==> flow/design.v <==
module alu #(
    parameter INST_W = 4,
    parameter INT_W  = 6,
    parameter FRAC_W = 10,
    parameter DATA_W = INT_W + FRAC_W
)(
    input                      i_clk,
    input                      i_rst_n,
    input                      i_in_valid,
    output                     o_busy,
    input         [INST_W-1:0] i_inst,
    input  signed [DATA_W-1:0] i_data_a,
    input  signed [DATA_W-1:0] i_data_b,
    output                     o_out_valid,
    output        [DATA_W-1:0] o_data
);
localparam IDLE = 3'b000;
localparam INPUT = 3'b001;
localparam COMPUTE = 3'b010;
localparam TEMP = 3'b011; 
localparam OUTPUT = 3'b100;
reg o_busy_in ;
reg out_valid_in;
reg signed [DATA_W-1:0] i_A, i_B, nxt_i_A, nxt_i_B;
reg [INST_W-1:0] inst, nxt_inst;
reg signed [DATA_W-1:0] out1, nxt_out1;
reg [2:0] state, nxt_state;
reg       busy, nxt_busy;
reg       valid, nxt_valid;
reg signed [DATA_W:0] add, sub;
reg signed [2*DATA_W-1 :0] mul, nxt_mul;
reg signed [22:0] mul_part, sat_mul;
reg signed [22:0] round_mul;
reg signed  [2*DATA_W - 1:0] left, part_left;
reg [DATA_W - 1:0] revermatch; 
reg signed [DATA_W+3:0] data_acc [0:DATA_W-1], nxt_data_acc [0:DATA_W-1];
reg signed [20:0] temp_data_acc;
wire [3:0] index ;
reg flag ;
reg signed [15:0] mul_temp;
reg signed [45:0] soft_mul;
reg signed [15:0] soft_test;
reg signed [15:0] soft_neg; 
reg [15:0] val16;
reg [7:0] val8;
reg [3:0] val4;
reg [4:0] result;
assign o_data = out1;
assign index  = i_A[3:0];  
assign o_busy = o_busy_in;
assign o_out_valid = out_valid_in;
always @(*) begin
    if (state == COMPUTE) begin
        flag = 1'b1;
    end
    else flag = 1'b0;
end
always @(*) begin
    case (state)
        IDLE:begin
            nxt_state = INPUT;
        end 
        INPUT:begin
            if (i_in_valid) begin
                nxt_state = COMPUTE;
            end
            else nxt_state = state;
        end
        COMPUTE:begin
            nxt_state = TEMP;
        end
        TEMP:begin
            nxt_state = OUTPUT;
        end
        OUTPUT:begin
            nxt_state = IDLE;
        end
        default: nxt_state = state;
    endcase
end
always @(*) begin
    case (state)
        INPUT:begin
        if (i_in_valid) begin
            nxt_i_A = i_data_a;
            nxt_i_B = i_data_b;
            nxt_inst = i_inst;
        end
        else begin
            nxt_i_A = i_A;
            nxt_i_B = i_B;
            nxt_inst = inst;
        end
        end 
        default: begin
            nxt_i_A = i_A;
            nxt_i_B = i_B;
            nxt_inst = inst;
        end
    endcase
end
always @(*) begin
    if (state == OUTPUT) begin
        out_valid_in = 1'b1;  
    end
    else out_valid_in = 1'b0;  
end
always @(*) begin
    if (state == INPUT) begin
        o_busy_in = 1'b0;
    end
    else o_busy_in = 1'b1;
end
integer i;
always @(*) begin
    for(i=0;i<DATA_W;i=i+1)begin
    nxt_data_acc[i] = data_acc[i];
    end
    add = 0; sub = 0; mul = 0; mul_part = 0; round_mul = 0; sat_mul = 0;
    temp_data_acc = 0; soft_mul = 0; soft_test = 0; soft_neg = 0;
    left = 0; part_left = 0; result = 0; val16 = 0; val8 = 0; val4 = 0;
    case (inst)
        0: begin
            add = i_A + i_B;
            nxt_out1 = (!add[DATA_W] && add[DATA_W - 1]) ? 16'b0111_1111_1111_1111 :
                      (add[DATA_W] && !add[DATA_W - 1]) ? 16'b1000_0000_0000_0000 : add[DATA_W-1:0];
        end
        1:begin
            sub = i_A - i_B;
            nxt_out1 = (!sub[DATA_W] && sub[DATA_W - 1]) ?  16'b0111_1111_1111_1111 : 
                      (sub[DATA_W] && !sub[DATA_W - 1]) ?  16'b1000_0000_0000_0000 : sub[DATA_W-1:0];
        end
        2:begin
            mul = i_A*i_B;  
            mul_part = mul[2*DATA_W-1:9]; 
            if(mul_part[0] == 1'b1)begin
                round_mul = mul_part + 1'b1;
            end
            else begin
                round_mul = mul_part ;
            end
            sat_mul = (!round_mul[22] && (round_mul[21:11]> 11'b000_0001_1111)) ? 23'b011_1111_1111_1111_1111_1111 :  
                      (round_mul[22]  && (round_mul[21:11]< 11'b111_1110_0000)) ? 23'b100_0000_0000_0000_0000_0000 : round_mul;
            if ((sat_mul == 23'b011_1111_1111_1111_1111_1111) || (sat_mul == 23'b100_0000_0000_0000_0000_0000)) begin
                nxt_out1 = sat_mul[22:7];
            end
            else nxt_out1 = sat_mul[16:1];
        end
        3:begin
            if (flag == 1'b1) begin
            temp_data_acc = data_acc[index] + i_B;
            nxt_data_acc[index] = temp_data_acc[19:0]; 
            end
            else nxt_data_acc[index] = data_acc[index];
            nxt_out1 = (!data_acc[index][DATA_W+3] && (data_acc[index][19:10]>10'b00_0001_1111))? 16'b0111_1111_1111_1111 :
                       (data_acc[index][DATA_W+3]  && (data_acc[index][19:10]<10'b11_1110_0000)) ? 16'b1000_0000_0000_0000 : data_acc[index][DATA_W-1:0];
        end
        4:begin  
            if(!i_A[DATA_W-1] &&  i_A[14:10]>=5'b00010) soft_mul = {6'b0,i_A,24'b0};  
            else if (!i_A[DATA_W-1] && i_A[15:10]>=5'b0) begin   
                    soft_mul = ((i_A<<<1'b1) + 16'b0000_1000_0000_0000)*(30'b000000_01010101010101_0101_010101);
            end
            else if (i_A[15:10] == 6'b111111) begin    
                soft_test = i_A + 16'b0000_1000_0000_0000;
                soft_mul = (soft_test)*(30'b000000_01010101010101_0101_010101);
            end
            else if (i_A[15:10] == 6'b111110) begin
                soft_neg = (i_A<<<1'b1) + 16'b0001_0100_0000_0000;
                soft_mul = soft_neg*(30'b000000_000111000111000111_000111);
            end
            else if (i_A[15:10] == 6'b111101) begin
                soft_neg = (i_A + 16'b0000_1100_0000_0000);
                soft_mul = soft_neg*(30'b000000_000111000111000111_000111);
            end
            else soft_mul = 46'b0;
            nxt_out1 = ((soft_mul != 46'b01_1111_1111_1111_1111_1111_1111_1111_1111_1111_1111_1111) || (soft_mul != 46'b10_0000_0000_0000_0000_0000_0000_0000_0000_0000_0000_0000)) && (soft_mul[23] == 1'b1)?
                      soft_mul[DATA_W+23:24] + 1'b1:
                      ((soft_mul != 46'b01_1111_1111_1111_1111_1111_1111_1111_1111_1111_1111_1111) || (soft_mul != 46'b10_0000_0000_0000_0000_0000_0000_0000_0000_0000_0000_0000)) && (soft_mul[23] == 1'b0)?
                      soft_mul[DATA_W+23:24]:soft_mul[39:24];
        end
        5:begin   
            nxt_out1 = i_A ^ i_B;
        end
        6:begin   
            nxt_out1 = i_A >>> i_B;
        end
        7:begin   
            left = {i_A,i_A};
            part_left = left << i_B;
            nxt_out1 = part_left[2*DATA_W-1:DATA_W];
        end
        8:begin   
            result[4] = (i_A[15:0] == 16'b0) ? 1 : 0;
            val16     = (result[4]) ? 16'b1111_1111_1111_1111 : i_A;
            result[3] = (val16[15:8] == 8'b0) ? 1 : 0;
            val8      = (result[3]) ? val16[7:0] : val16[15:8];
            result[2] = (val8[7:4] == 4'b0) ? 1 : 0;
            val4      = (result[2]) ? val8[3:0] : val8[7:4];
            result[1] = (val4[3:2] == 2'b0) ? 1 : 0;
            result[0] = (result[1]) ? ~val4[1] : ~val4[3];
            nxt_out1 = {11'b0,result};
        end
        9:begin   
            nxt_out1[0] = (i_A[3:0] == i_B[15:12])  ? 1'b1 : 1'b0;
            nxt_out1[1] = (i_A[4:1] == i_B[14:11])  ? 1'b1 : 1'b0;
            nxt_out1[2] = (i_A[5:2] == i_B[13:10])  ? 1'b1 : 1'b0;
            nxt_out1[3] = (i_A[6:3] == i_B[12:9])   ? 1'b1 : 1'b0;
            nxt_out1[4] = (i_A[7:4] == i_B[11:8])   ? 1'b1 : 1'b0;
            nxt_out1[5] = (i_A[8:5] == i_B[10:7])   ? 1'b1 : 1'b0;
            nxt_out1[6] = (i_A[9:6] == i_B[9:6])    ? 1'b1 : 1'b0;
            nxt_out1[7] = (i_A[10:7] == i_B[8:5])   ? 1'b1 : 1'b0;
            nxt_out1[8] = (i_A[11:8] == i_B[7:4])   ? 1'b1 : 1'b0;
            nxt_out1[9] = (i_A[12:9] == i_B[6:3])   ? 1'b1 : 1'b0;
            nxt_out1[10] = (i_A[13:10] == i_B[5:2]) ? 1'b1 : 1'b0;
            nxt_out1[11] = (i_A[14:11] == i_B[4:1]) ? 1'b1 : 1'b0;
            nxt_out1[12] = (i_A[15:12] == i_B[3:0]) ? 1'b1 : 1'b0;
            nxt_out1[15:13] = 3'b000;
            end
        default: begin 
            nxt_out1 = out1;
        end
    endcase
end
    always @(posedge i_clk or negedge i_rst_n) begin
        if (!i_rst_n) begin
            out1 <= 0;
            i_A <= 0;
            i_B <= 0;
            state <= 0;
            inst <= 0;
            for ( i=0 ;i<DATA_W ;i=i+1) begin
                data_acc[i] <= 0;
            end
        end
        else begin
            out1 <= nxt_out1;
            i_A <= nxt_i_A;
            i_B <= nxt_i_B;
            state <= nxt_state;
            inst <= nxt_inst;
            for ( i=0 ;i<DATA_W ;i=i+1) begin
                data_acc[i] <= nxt_data_acc[i];
            end
        end
    end
endmodule
==> reports on alu <==
* From RTL to reports: alu
Tool output for the design above before and after an edit, in the order of the flow.
Lines under "before" count in the file above, lines under "after" in the edited file.
"change": "after" minus "before" as printed here. "rel. change": 100 x difference / "before".
Operators carry their Yosys type and port widths (W data, S select, Z words).
Library cell names are shortened.
The mark -- stands for no value.
- Top :: alu
- Clock :: i_clk
- Standard-cell library :: sky130hd
- Corner :: tt_025C_1v80

* The edit
The edit as a unified diff against the file above.
This change comes from a script, not from a designer. No optimisation was intended, and the edited design may behave differently.
#+begin_src diff
@@ -1,4 +1,4 @@
 module alu #(
-    parameter INST_W = 4,
+    parameter INST_W = 8,
     parameter INT_W  = 6,
     parameter FRAC_W = 10,
#+end_src

* Word-level counts
Source: Yosys, flattened and elaborated. Widths are those after wreduce. Registers that Yosys merges into a memory's read port (data or address) are not register bits. Print and check cells do not count. Equal cells are merged and count once.
** Bit counts
- flip-flop bits (word level) :: before 375, after 379, change +4, rel. change +1.07%
- input port bits :: before 39, after 43, change +4, rel. change +10.26%
- output and inout bits :: before 18, after 18, change 0, rel. change 0.00%
- word-level cells :: before 288, after 288, change 0, rel. change 0.00%
** Operators by class
- add/sub/neg operators :: before 9, after 9, change 0, rel. change 0.00%
- multipliers :: before 5, after 5, change 0, rel. change 0.00%
- order comparisons :: before 6, after 6, change 0, rel. change 0.00%
- equal/unequal tests :: before 49, after 49, change 0, rel. change 0.00%
- shifts and indexed selects :: before 2, after 2, change 0, rel. change 0.00%
- muxes and demuxes :: before 111, after 111, change 0, rel. change 0.00%
- bitwise operators :: before 19, after 19, change 0, rel. change 0.00%
- reduce/logical cells :: before 65, after 65, change 0, rel. change 0.00%
** Operators by type and width
- $eq A4 B3 Y1 const B :: before 8, after 4, change -4, rel. change -50.00%
- $eq A8 B3 Y1 const B :: before 0, after 4, change +4
- $eq A4 B4 Y1 const B :: before 10, after 8, change -2, rel. change -20.00%
- $eq A4 B2 Y1 const B :: before 4, after 2, change -2, rel. change -50.00%
- $eq A8 B2 Y1 const B :: before 0, after 2, change +2
- $eq A8 B4 Y1 const B :: before 0, after 2, change +2
- $logic_not A4 Y1 :: before 3, after 2, change -1, rel. change -33.33%
- $eq A4 B1 Y1 const B :: before 2, after 1, change -1, rel. change -50.00%
- $logic_not A8 Y1 :: before 1, after 2, change +1, rel. change +100.00%
- $eq A8 B1 Y1 const B :: before 0, after 1, change +1
Operator kinds equal on both sides are left out: 58.

* Depth
Depth = most cells in a row (Yosys ltp): at word level without a register or memory, in the mapped netlist without a sequential cell, where the memories' decode and read muxes count.
** Depth
- word-level depth :: before 13, after 13, change 0, rel. change 0.00%
- ABC_AREA :: before 0, after 0
- mapped depth :: before 35, after 35, change 0, rel. change 0.00%
- depth with buffers taken out :: before 31, after 31, change 0, rel. change 0.00%

* Synthesis result
Yosys stat after the flow's synthesis: flattened, memories mapped to cells. It holds for the ABC_AREA given above (unset counts as 0); a run with the other value may have another netlist.
** Cell types
- nand2_1 :: before 557, after 508, change -49, rel. change -8.80%
- o21ai_0 :: before 453, after 424, change -29, rel. change -6.40%
- mux2i_1 :: before 54, after 27, change -27, rel. change -50.00%
- nand4_1 :: before 55, after 31, change -24, rel. change -43.64%
- mux2_2 :: before 5, after 28, change +23, rel. change +460.00%
- o22a_1 :: before 20, after 0, change -20, rel. change -100.00%
- clkbuf_1 :: before 217, after 199, change -18, rel. change -8.29%
- nor3_1 :: before 75, after 57, change -18, rel. change -24.00%
- or3_1 :: before 37, after 19, change -18, rel. change -48.65%
- a211o_1 :: before 6, after 23, change +17, rel. change +283.33%
- a211oi_1 :: before 38, after 52, change +14, rel. change +36.84%
- inv_1 :: before 756, after 744, change -12, rel. change -1.59%
- nand3_1 :: before 67, after 79, change +12, rel. change +17.91%
- a21o_1 :: before 50, after 61, change +11, rel. change +22.00%
- and2_1 :: before 39, after 29, change -10, rel. change -25.64%
- a41oi_1 :: before 4, after 13, change +9, rel. change +225.00%
- o211ai_1 :: before 45, after 37, change -8, rel. change -17.78%
- xor2_1 :: before 37, after 45, change +8, rel. change +21.62%
Cell types equal on both sides are left out: 12.
Not every row of either side is listed.
** Synthesis totals
- cells in the netlist :: before 5388, after 5236, change -152, rel. change -2.82%
- mapped area (sq um) :: before 47888.4, after 47375.4, change -513.0, rel. change -1.07%
- sequential part of the area (sq um) :: before 9435.3, after 9535.4, change +100.1, rel. change +1.06%
- flip-flop cells :: before 377, after 381, change +4, rel. change +1.06%
- buffer cells :: before 252, after 243, change -9, rel. change -3.57%

* Worst setup path after synthesis
OpenSTA on the mapped netlist: ideal clock, no wires. The path of least setup slack (recovery checks aside). Input and output delay are each 20% of the period. Register names are those of the netlist, which keeps one name where synthesis merged equal registers.
** Timing path post-synthesis
- kind :: before flip-flop to flip-flop, after flip-flop to flip-flop
- from :: before reg i_A[15], after reg i_B[1]
- to :: before reg out1[2], after reg out1[3]
- period (ps) :: before 10000, after 10000, change 0, rel. change 0.00%
- setup time (ps) :: before 132, after 145, change +13
- launch time at the first pin (ps) :: before 0, after 0, change 0
- arrival (ps) :: before 8421, after 8155, change -266, rel. change -3.16%
- data required time (ps) :: before 9868, after 9855, change -13, rel. change -0.13%
- path slack (ps) :: before 1448, after 1700, change +252
- path delay (ps) :: before 8553, after 8300, change -253, rel. change -2.96%
- stages :: before 30, after 31, change +1, rel. change +3.33%
- path buffers :: before 5, after 5, change 0, rel. change 0.00%
- synthesis period reached (ps) :: before 8552, after 8300, change -252, rel. change -2.95%
"path delay" = arrival - input delay + setup time.
"stages" counts driving pins, that of a launching flip-flop among them; a cell with two outputs on the path counts twice.
"synthesis period reached" = period - worst setup slack (recovery checks aside). The figure is calculated, with input and output delays left at 20% of the set period.
Between the ends stands the longest chain of elaborated cells between them, by number of cells; it is not shown to be the way that was timed. Of several equally long chains one is given.
Each line given opens the expression or statement behind the cell; cells for indexed reads and writes are added by Yosys, which also makes memories of some case tables.
On the way, post-synthesis, before:
- Cell sequence :: dfrtp_1 clkbuf_1 clkbuf_1 buf_1 buf_1 nand2_1 fa_1 fa_1 inv_1 fa_1 fa_1 fa_1 inv_1 fa_1 inv_1 ha_1 clkbuf_1 nand3_1 nand2b_1 a21oi_1 or4b_1 o211ai_1 nor4_1 nand4_1 o21a_1 or4_4 a32oi_2 nor2b_4 a221oi_2 o31ai_1
- Length of the longest elaborated chain :: 13
- Elaborated cells on any way between the ends :: 65
- Classes of those cells :: add/sub (7); mul (4); compare (3); eq/ne (7); shift (2); mux (22); reduce/logical (20)
** Ends and longest elaborated chain, post-synthesis, before
- start: declaration :: RTL line 24 : reg signed [DATA_W-1:0] i_A, i_B, nxt_i_A, nxt_i_B;
- start: assignment :: RTL line 227 : i_A <= 0;
- start: assignment :: RTL line 237 : i_A <= nxt_i_A;
- $add A16 B12 Y16 :: RTL line 172 : soft_neg = (i_A + 16'b0000_1100_0000_0000);
- $mul A16 B21 Y37 :: RTL line 173 : soft_mul = soft_neg*(30'b000000_000111000111000111_000111);
- $mux W37 :: RTL line 171 : else if (i_A[15:10] == 6'b111101) begin
- $mux W46 :: RTL line 167 : else if (i_A[15:10] == 6'b111110) begin
- $mux W46 :: RTL line 163 : else if (i_A[15:10] == 6'b111111) begin
- $mux W46 :: RTL line 160 : else if (!i_A[DATA_W-1] && i_A[15:10]>=5'b0) begin
- $mux W46 :: RTL line 159 : if(!i_A[DATA_W-1] &&  i_A[14:10]>=5'b00010) soft_mul = {6'b0,i_A,24'b0};
- $mux W46 :: RTL line 122 : case (inst)
- $ne A46 B45 Y1 :: RTL line 176 : nxt_out1 = ((soft_mul != 46'b01_1111_1111_1111_1111_1111_1111_1111_1111_1111_1111_1111) || (soft_mul != 46'b10 ...
- $logic_or A1 B1 Y1 :: RTL line 176
- $logic_and A1 B1 Y1 :: RTL line 176
- $mux W16 :: RTL line 176
- $pmux W1 S10 :: RTL line 122
- end: assignment :: RTL line 226 : out1 <= 0;
- end: assignment :: RTL line 236 : out1 <= nxt_out1;
- end: declaration :: RTL line 26 : reg signed [DATA_W-1:0] out1, nxt_out1;
On the way, post-synthesis, after:
- Cell sequence :: dfrtp_1 clkbuf_1 buf_1 clkbuf_1 buf_1 nand2_1 fa_1 fa_1 fa_1 inv_1 fa_1 fa_1 inv_1 fa_1 inv_1 ha_1 and2_1 and4_1 and3_1 o21a_1 o31a_1 or2_2 nor4bb_1 and4bb_2 a31o_2 nand3_1 xnor2_1 nor2_1 buf_4 o21ai_0 a31oi_1
- Length of the longest elaborated chain :: 12
- Elaborated cells on any way between the ends :: 32
- Source lines of those cells :: 15
- Classes of those cells :: add/sub (3); mul (1); compare (2); eq/ne (2); shift (2); mux (10); reduce/logical (12)
** Ends and longest elaborated chain, post-synthesis, after
- start: declaration :: RTL line 24 : reg signed [DATA_W-1:0] i_A, i_B, nxt_i_A, nxt_i_B;
- start: assignment :: RTL line 228 : i_B <= 0;
- start: assignment :: RTL line 238 : i_B <= nxt_i_B;
- $mul A16 B16 Y32 :: RTL line 134 : mul = i_A*i_B;
- $add A23 B1 Y23 :: RTL line 137 : round_mul = mul_part + 1'b1;
- $mux W23 :: RTL line 136 : if(mul_part[0] == 1'b1)begin
- $mux W23 :: RTL line 122 : case (inst)
- $lt A11 B11 Y1 :: RTL line 143 : (round_mul[22]  && (round_mul[21:11]< 11'b111_1110_0000)) ? 23'b100_0000_0000_0000_0000_0000 : round_mul;
- $logic_and A1 B1 Y1 :: RTL line 143
- $mux W23 :: RTL line 143
- $mux W23 :: RTL line 142 : sat_mul = (!round_mul[22] && (round_mul[21:11]> 11'b000_0001_1111)) ? 23'b011_1111_1111_1111_1111_1111 :
- $eq A23 B22 Y1 :: RTL line 144 : if ((sat_mul == 23'b011_1111_1111_1111_1111_1111) || (sat_mul == 23'b100_0000_0000_0000_0000_0000)) begin
- $logic_or A1 B1 Y1 :: RTL line 144
- $mux W16 :: RTL line 144
- $pmux W1 S10 :: RTL line 122
- end: assignment :: RTL line 226 : out1 <= 0;
- end: assignment :: RTL line 236 : out1 <= nxt_out1;
- end: declaration :: RTL line 26 : reg signed [DATA_W-1:0] out1, nxt_out1;

* Worst path after layout
Path of least setup slack in the final report of each run of pair 1 (OpenROAD, finished layout, wires in). Where an end is a register, its clock arrival counts in the times.
The report prints the path's times to 10 ps; the period is as set.
** Timing path after layout
- kind :: before flip-flop to flip-flop, after flip-flop to flip-flop
- from :: before reg i_A[11], after reg i_B[5]
- to :: before reg out1[11], after reg out1[13]
- period (ps) :: before 9500, after 9500, change 0, rel. change 0.00%
- setup time (ps) :: before 160, after 80, change -80
- launch time at the first pin (ps) :: before 610, after 570, change -40, rel. change -6.56%
- arrival (ps) :: before 9450, after 9450, change 0, rel. change 0.00%
- data required time (ps) :: before 9940, after 10000, change +60, rel. change +0.60%
- path slack (ps) :: before 490, after 560, change +70
- stages :: before 32, after 28, change -4, rel. change -12.50%
- path buffers :: before 1, after 0, change -1, rel. change -100.00%
Between the ends stands the longest chain of elaborated cells between them, by number of cells; it is not shown to be the way that was timed. Of several equally long chains one is given.
On the way, after layout, before:
- Cell sequence :: dfrtp_1 buf_4 ha_1 inv_1 nor3_1 nand2_1 clkinv_1 ha_1 inv_1 fa_1 inv_1 fa_1 inv_1 fa_1 fa_1 fa_1 inv_1 ha_1 a21oi_1 nand2_1 a211oi_1 o41ai_2 o21ai_0 o311a_1 a211oi_1 a211oi_1 nand4_1 nand2b_1 nor3_1 xnor2_1 a221oi_1 a31oi_1
- Length of the longest elaborated chain :: 13
- Elaborated cells on any way between the ends :: 62
- Classes of those cells :: add/sub (8); mul (5); compare (4); eq/ne (8); shift (2); mux (18); logic (1); reduce/logical (16)
** Ends and longest elaborated chain, after layout, before
- start: declaration :: RTL line 24 : reg signed [DATA_W-1:0] i_A, i_B, nxt_i_A, nxt_i_B;
- start: assignment :: RTL line 227 : i_A <= 0;
- start: assignment :: RTL line 237 : i_A <= nxt_i_A;
- $add A16 B12 Y16 :: RTL line 172 : soft_neg = (i_A + 16'b0000_1100_0000_0000);
- $mul A16 B21 Y37 :: RTL line 173 : soft_mul = soft_neg*(30'b000000_000111000111000111_000111);
- $mux W37 :: RTL line 171 : else if (i_A[15:10] == 6'b111101) begin
- $mux W46 :: RTL line 167 : else if (i_A[15:10] == 6'b111110) begin
- $mux W46 :: RTL line 163 : else if (i_A[15:10] == 6'b111111) begin
- $mux W46 :: RTL line 160 : else if (!i_A[DATA_W-1] && i_A[15:10]>=5'b0) begin
- $mux W46 :: RTL line 159 : if(!i_A[DATA_W-1] &&  i_A[14:10]>=5'b00010) soft_mul = {6'b0,i_A,24'b0};
- $mux W46 :: RTL line 122 : case (inst)
- $ne A46 B45 Y1 :: RTL line 176 : nxt_out1 = ((soft_mul != 46'b01_1111_1111_1111_1111_1111_1111_1111_1111_1111_1111_1111) || (soft_mul != 46'b10 ...
- $logic_or A1 B1 Y1 :: RTL line 176
- $logic_and A1 B1 Y1 :: RTL line 176
- $mux W16 :: RTL line 176
- $pmux W1 S10 :: RTL line 122
- end: assignment :: RTL line 226 : out1 <= 0;
- end: assignment :: RTL line 236 : out1 <= nxt_out1;
- end: declaration :: RTL line 26 : reg signed [DATA_W-1:0] out1, nxt_out1;
On the way, after layout, after:
- Cell sequence :: dfrtp_1 clkinv_1 nor2_1 fa_1 inv_1 fa_1 fa_1 inv_1 fa_1 fa_1 inv_1 fa_1 inv_1 ha_1 and2_1 and4_1 and3_1 o21a_1 o31a_1 o2111ai_1 a21boi_1 nor4_2 a31o_2 nand3_1 xnor2_1 nor2_2 o21ai_0 a31oi_1
- Length of the longest elaborated chain :: 12
- Elaborated cells on any way between the ends :: 32
- Source lines of those cells :: 15
- Classes of those cells :: add/sub (3); mul (1); compare (2); eq/ne (2); shift (2); mux (10); reduce/logical (12)
** Ends and longest elaborated chain, after layout, after
- start: declaration :: RTL line 24 : reg signed [DATA_W-1:0] i_A, i_B, nxt_i_A, nxt_i_B;
- start: assignment :: RTL line 228 : i_B <= 0;
- start: assignment :: RTL line 238 : i_B <= nxt_i_B;
- $mul A16 B16 Y32 :: RTL line 134 : mul = i_A*i_B;
- $add A23 B1 Y23 :: RTL line 137 : round_mul = mul_part + 1'b1;
- $mux W23 :: RTL line 136 : if(mul_part[0] == 1'b1)begin
- $mux W23 :: RTL line 122 : case (inst)
- $lt A11 B11 Y1 :: RTL line 143 : (round_mul[22]  && (round_mul[21:11]< 11'b111_1110_0000)) ? 23'b100_0000_0000_0000_0000_0000 : round_mul;
- $logic_and A1 B1 Y1 :: RTL line 143
- $mux W23 :: RTL line 143
- $mux W23 :: RTL line 142 : sat_mul = (!round_mul[22] && (round_mul[21:11]> 11'b000_0001_1111)) ? 23'b011_1111_1111_1111_1111_1111 :
- $eq A23 B22 Y1 :: RTL line 144 : if ((sat_mul == 23'b011_1111_1111_1111_1111_1111) || (sat_mul == 23'b100_0000_0000_0000_0000_0000)) begin
- $logic_or A1 B1 Y1 :: RTL line 144
- $mux W16 :: RTL line 144
- $pmux W3 S9 :: RTL line 122
- end: assignment :: RTL line 226 : out1 <= 0;
- end: assignment :: RTL line 236 : out1 <= nxt_out1;
- end: declaration :: RTL line 26 : reg signed [DATA_W-1:0] out1, nxt_out1;

* Flow runs
Both versions went through the flow (Yosys, OpenROAD) with the same settings in each pair. Constraints: input delay and output delay 20% of the set period each, output load 0.01 pF.
Settings, pair 1:
- period_ns :: 9.5
- CAP_MARGIN :: 20
- CORE_MARGIN :: 2
- CORE_UTILIZATION :: 40
- SLEW_MARGIN :: 20
** Results, pair 1
- chip area after synthesis (Yosys) (sq um) :: before 47888.4, after 47375.4, change -513.0, rel. change -1.07%
- area of the die (sq um) :: before 122504.0, after 121208.0, change -1296.0, rel. change -1.06%
- standard-cell area of the final layout (sq um) :: before 52270.1, after 51630.8, change -639.3, rel. change -1.22%
- utilization after routing :: before 0.441, after 0.438, change -0.003
- setup slack of the worst path (ps) :: before 490, after 557, change +67
- total negative slack (ps) :: before 0, after 0, change 0
- worst hold slack in the final report (ps) :: before 375, after 362, change -13
- achieved clock period (ps) :: before 9010, after 8943, change -67, rel. change -0.74%
Settings, pair 2:
- ABC_AREA :: 0
- CELL_PAD_IN_SITES_DETAIL_PLACEMENT :: 1
- CELL_PAD_IN_SITES_GLOBAL_PLACEMENT :: 0
- CORE_UTILIZATION :: 36
- GPL_ROUTABILITY_DRIVEN :: 0
- GPL_TIMING_DRIVEN :: 0
- SETUP_SLACK_MARGIN :: 0.51
- SLEW_MARGIN :: 15
- TNS_END_PERCENT :: 10
- period_ns :: 7.87
- CAP_MARGIN :: 20
- CORE_MARGIN :: 2
** Results, pair 2
- chip area after synthesis (Yosys) (sq um) :: before 47888.4, after 47375.4, change -513.0, rel. change -1.07%
- area of the die (sq um) :: before 135958.0, after 134517.0, change -1441.0, rel. change -1.06%
- standard-cell area of the final layout (sq um) :: before 57855.5, after 57211.1, change -644.4, rel. change -1.11%
- utilization after routing :: before 0.439, after 0.437, change -0.002
- setup slack of the worst path (ps) :: before -1562, after -685, change +877
- total negative slack (ps) :: before -17125, after -7802, change +9323
- worst hold slack in the final report (ps) :: before 379, after 346, change -33
- achieved clock period (ps) :: before 9432, after 8555, change -877, rel. change -9.30%
By "achieved clock period" is meant the clock period of the run minus its worst setup slack. This is arithmetic on one report: input and output delays are still those of the set period (20% each).
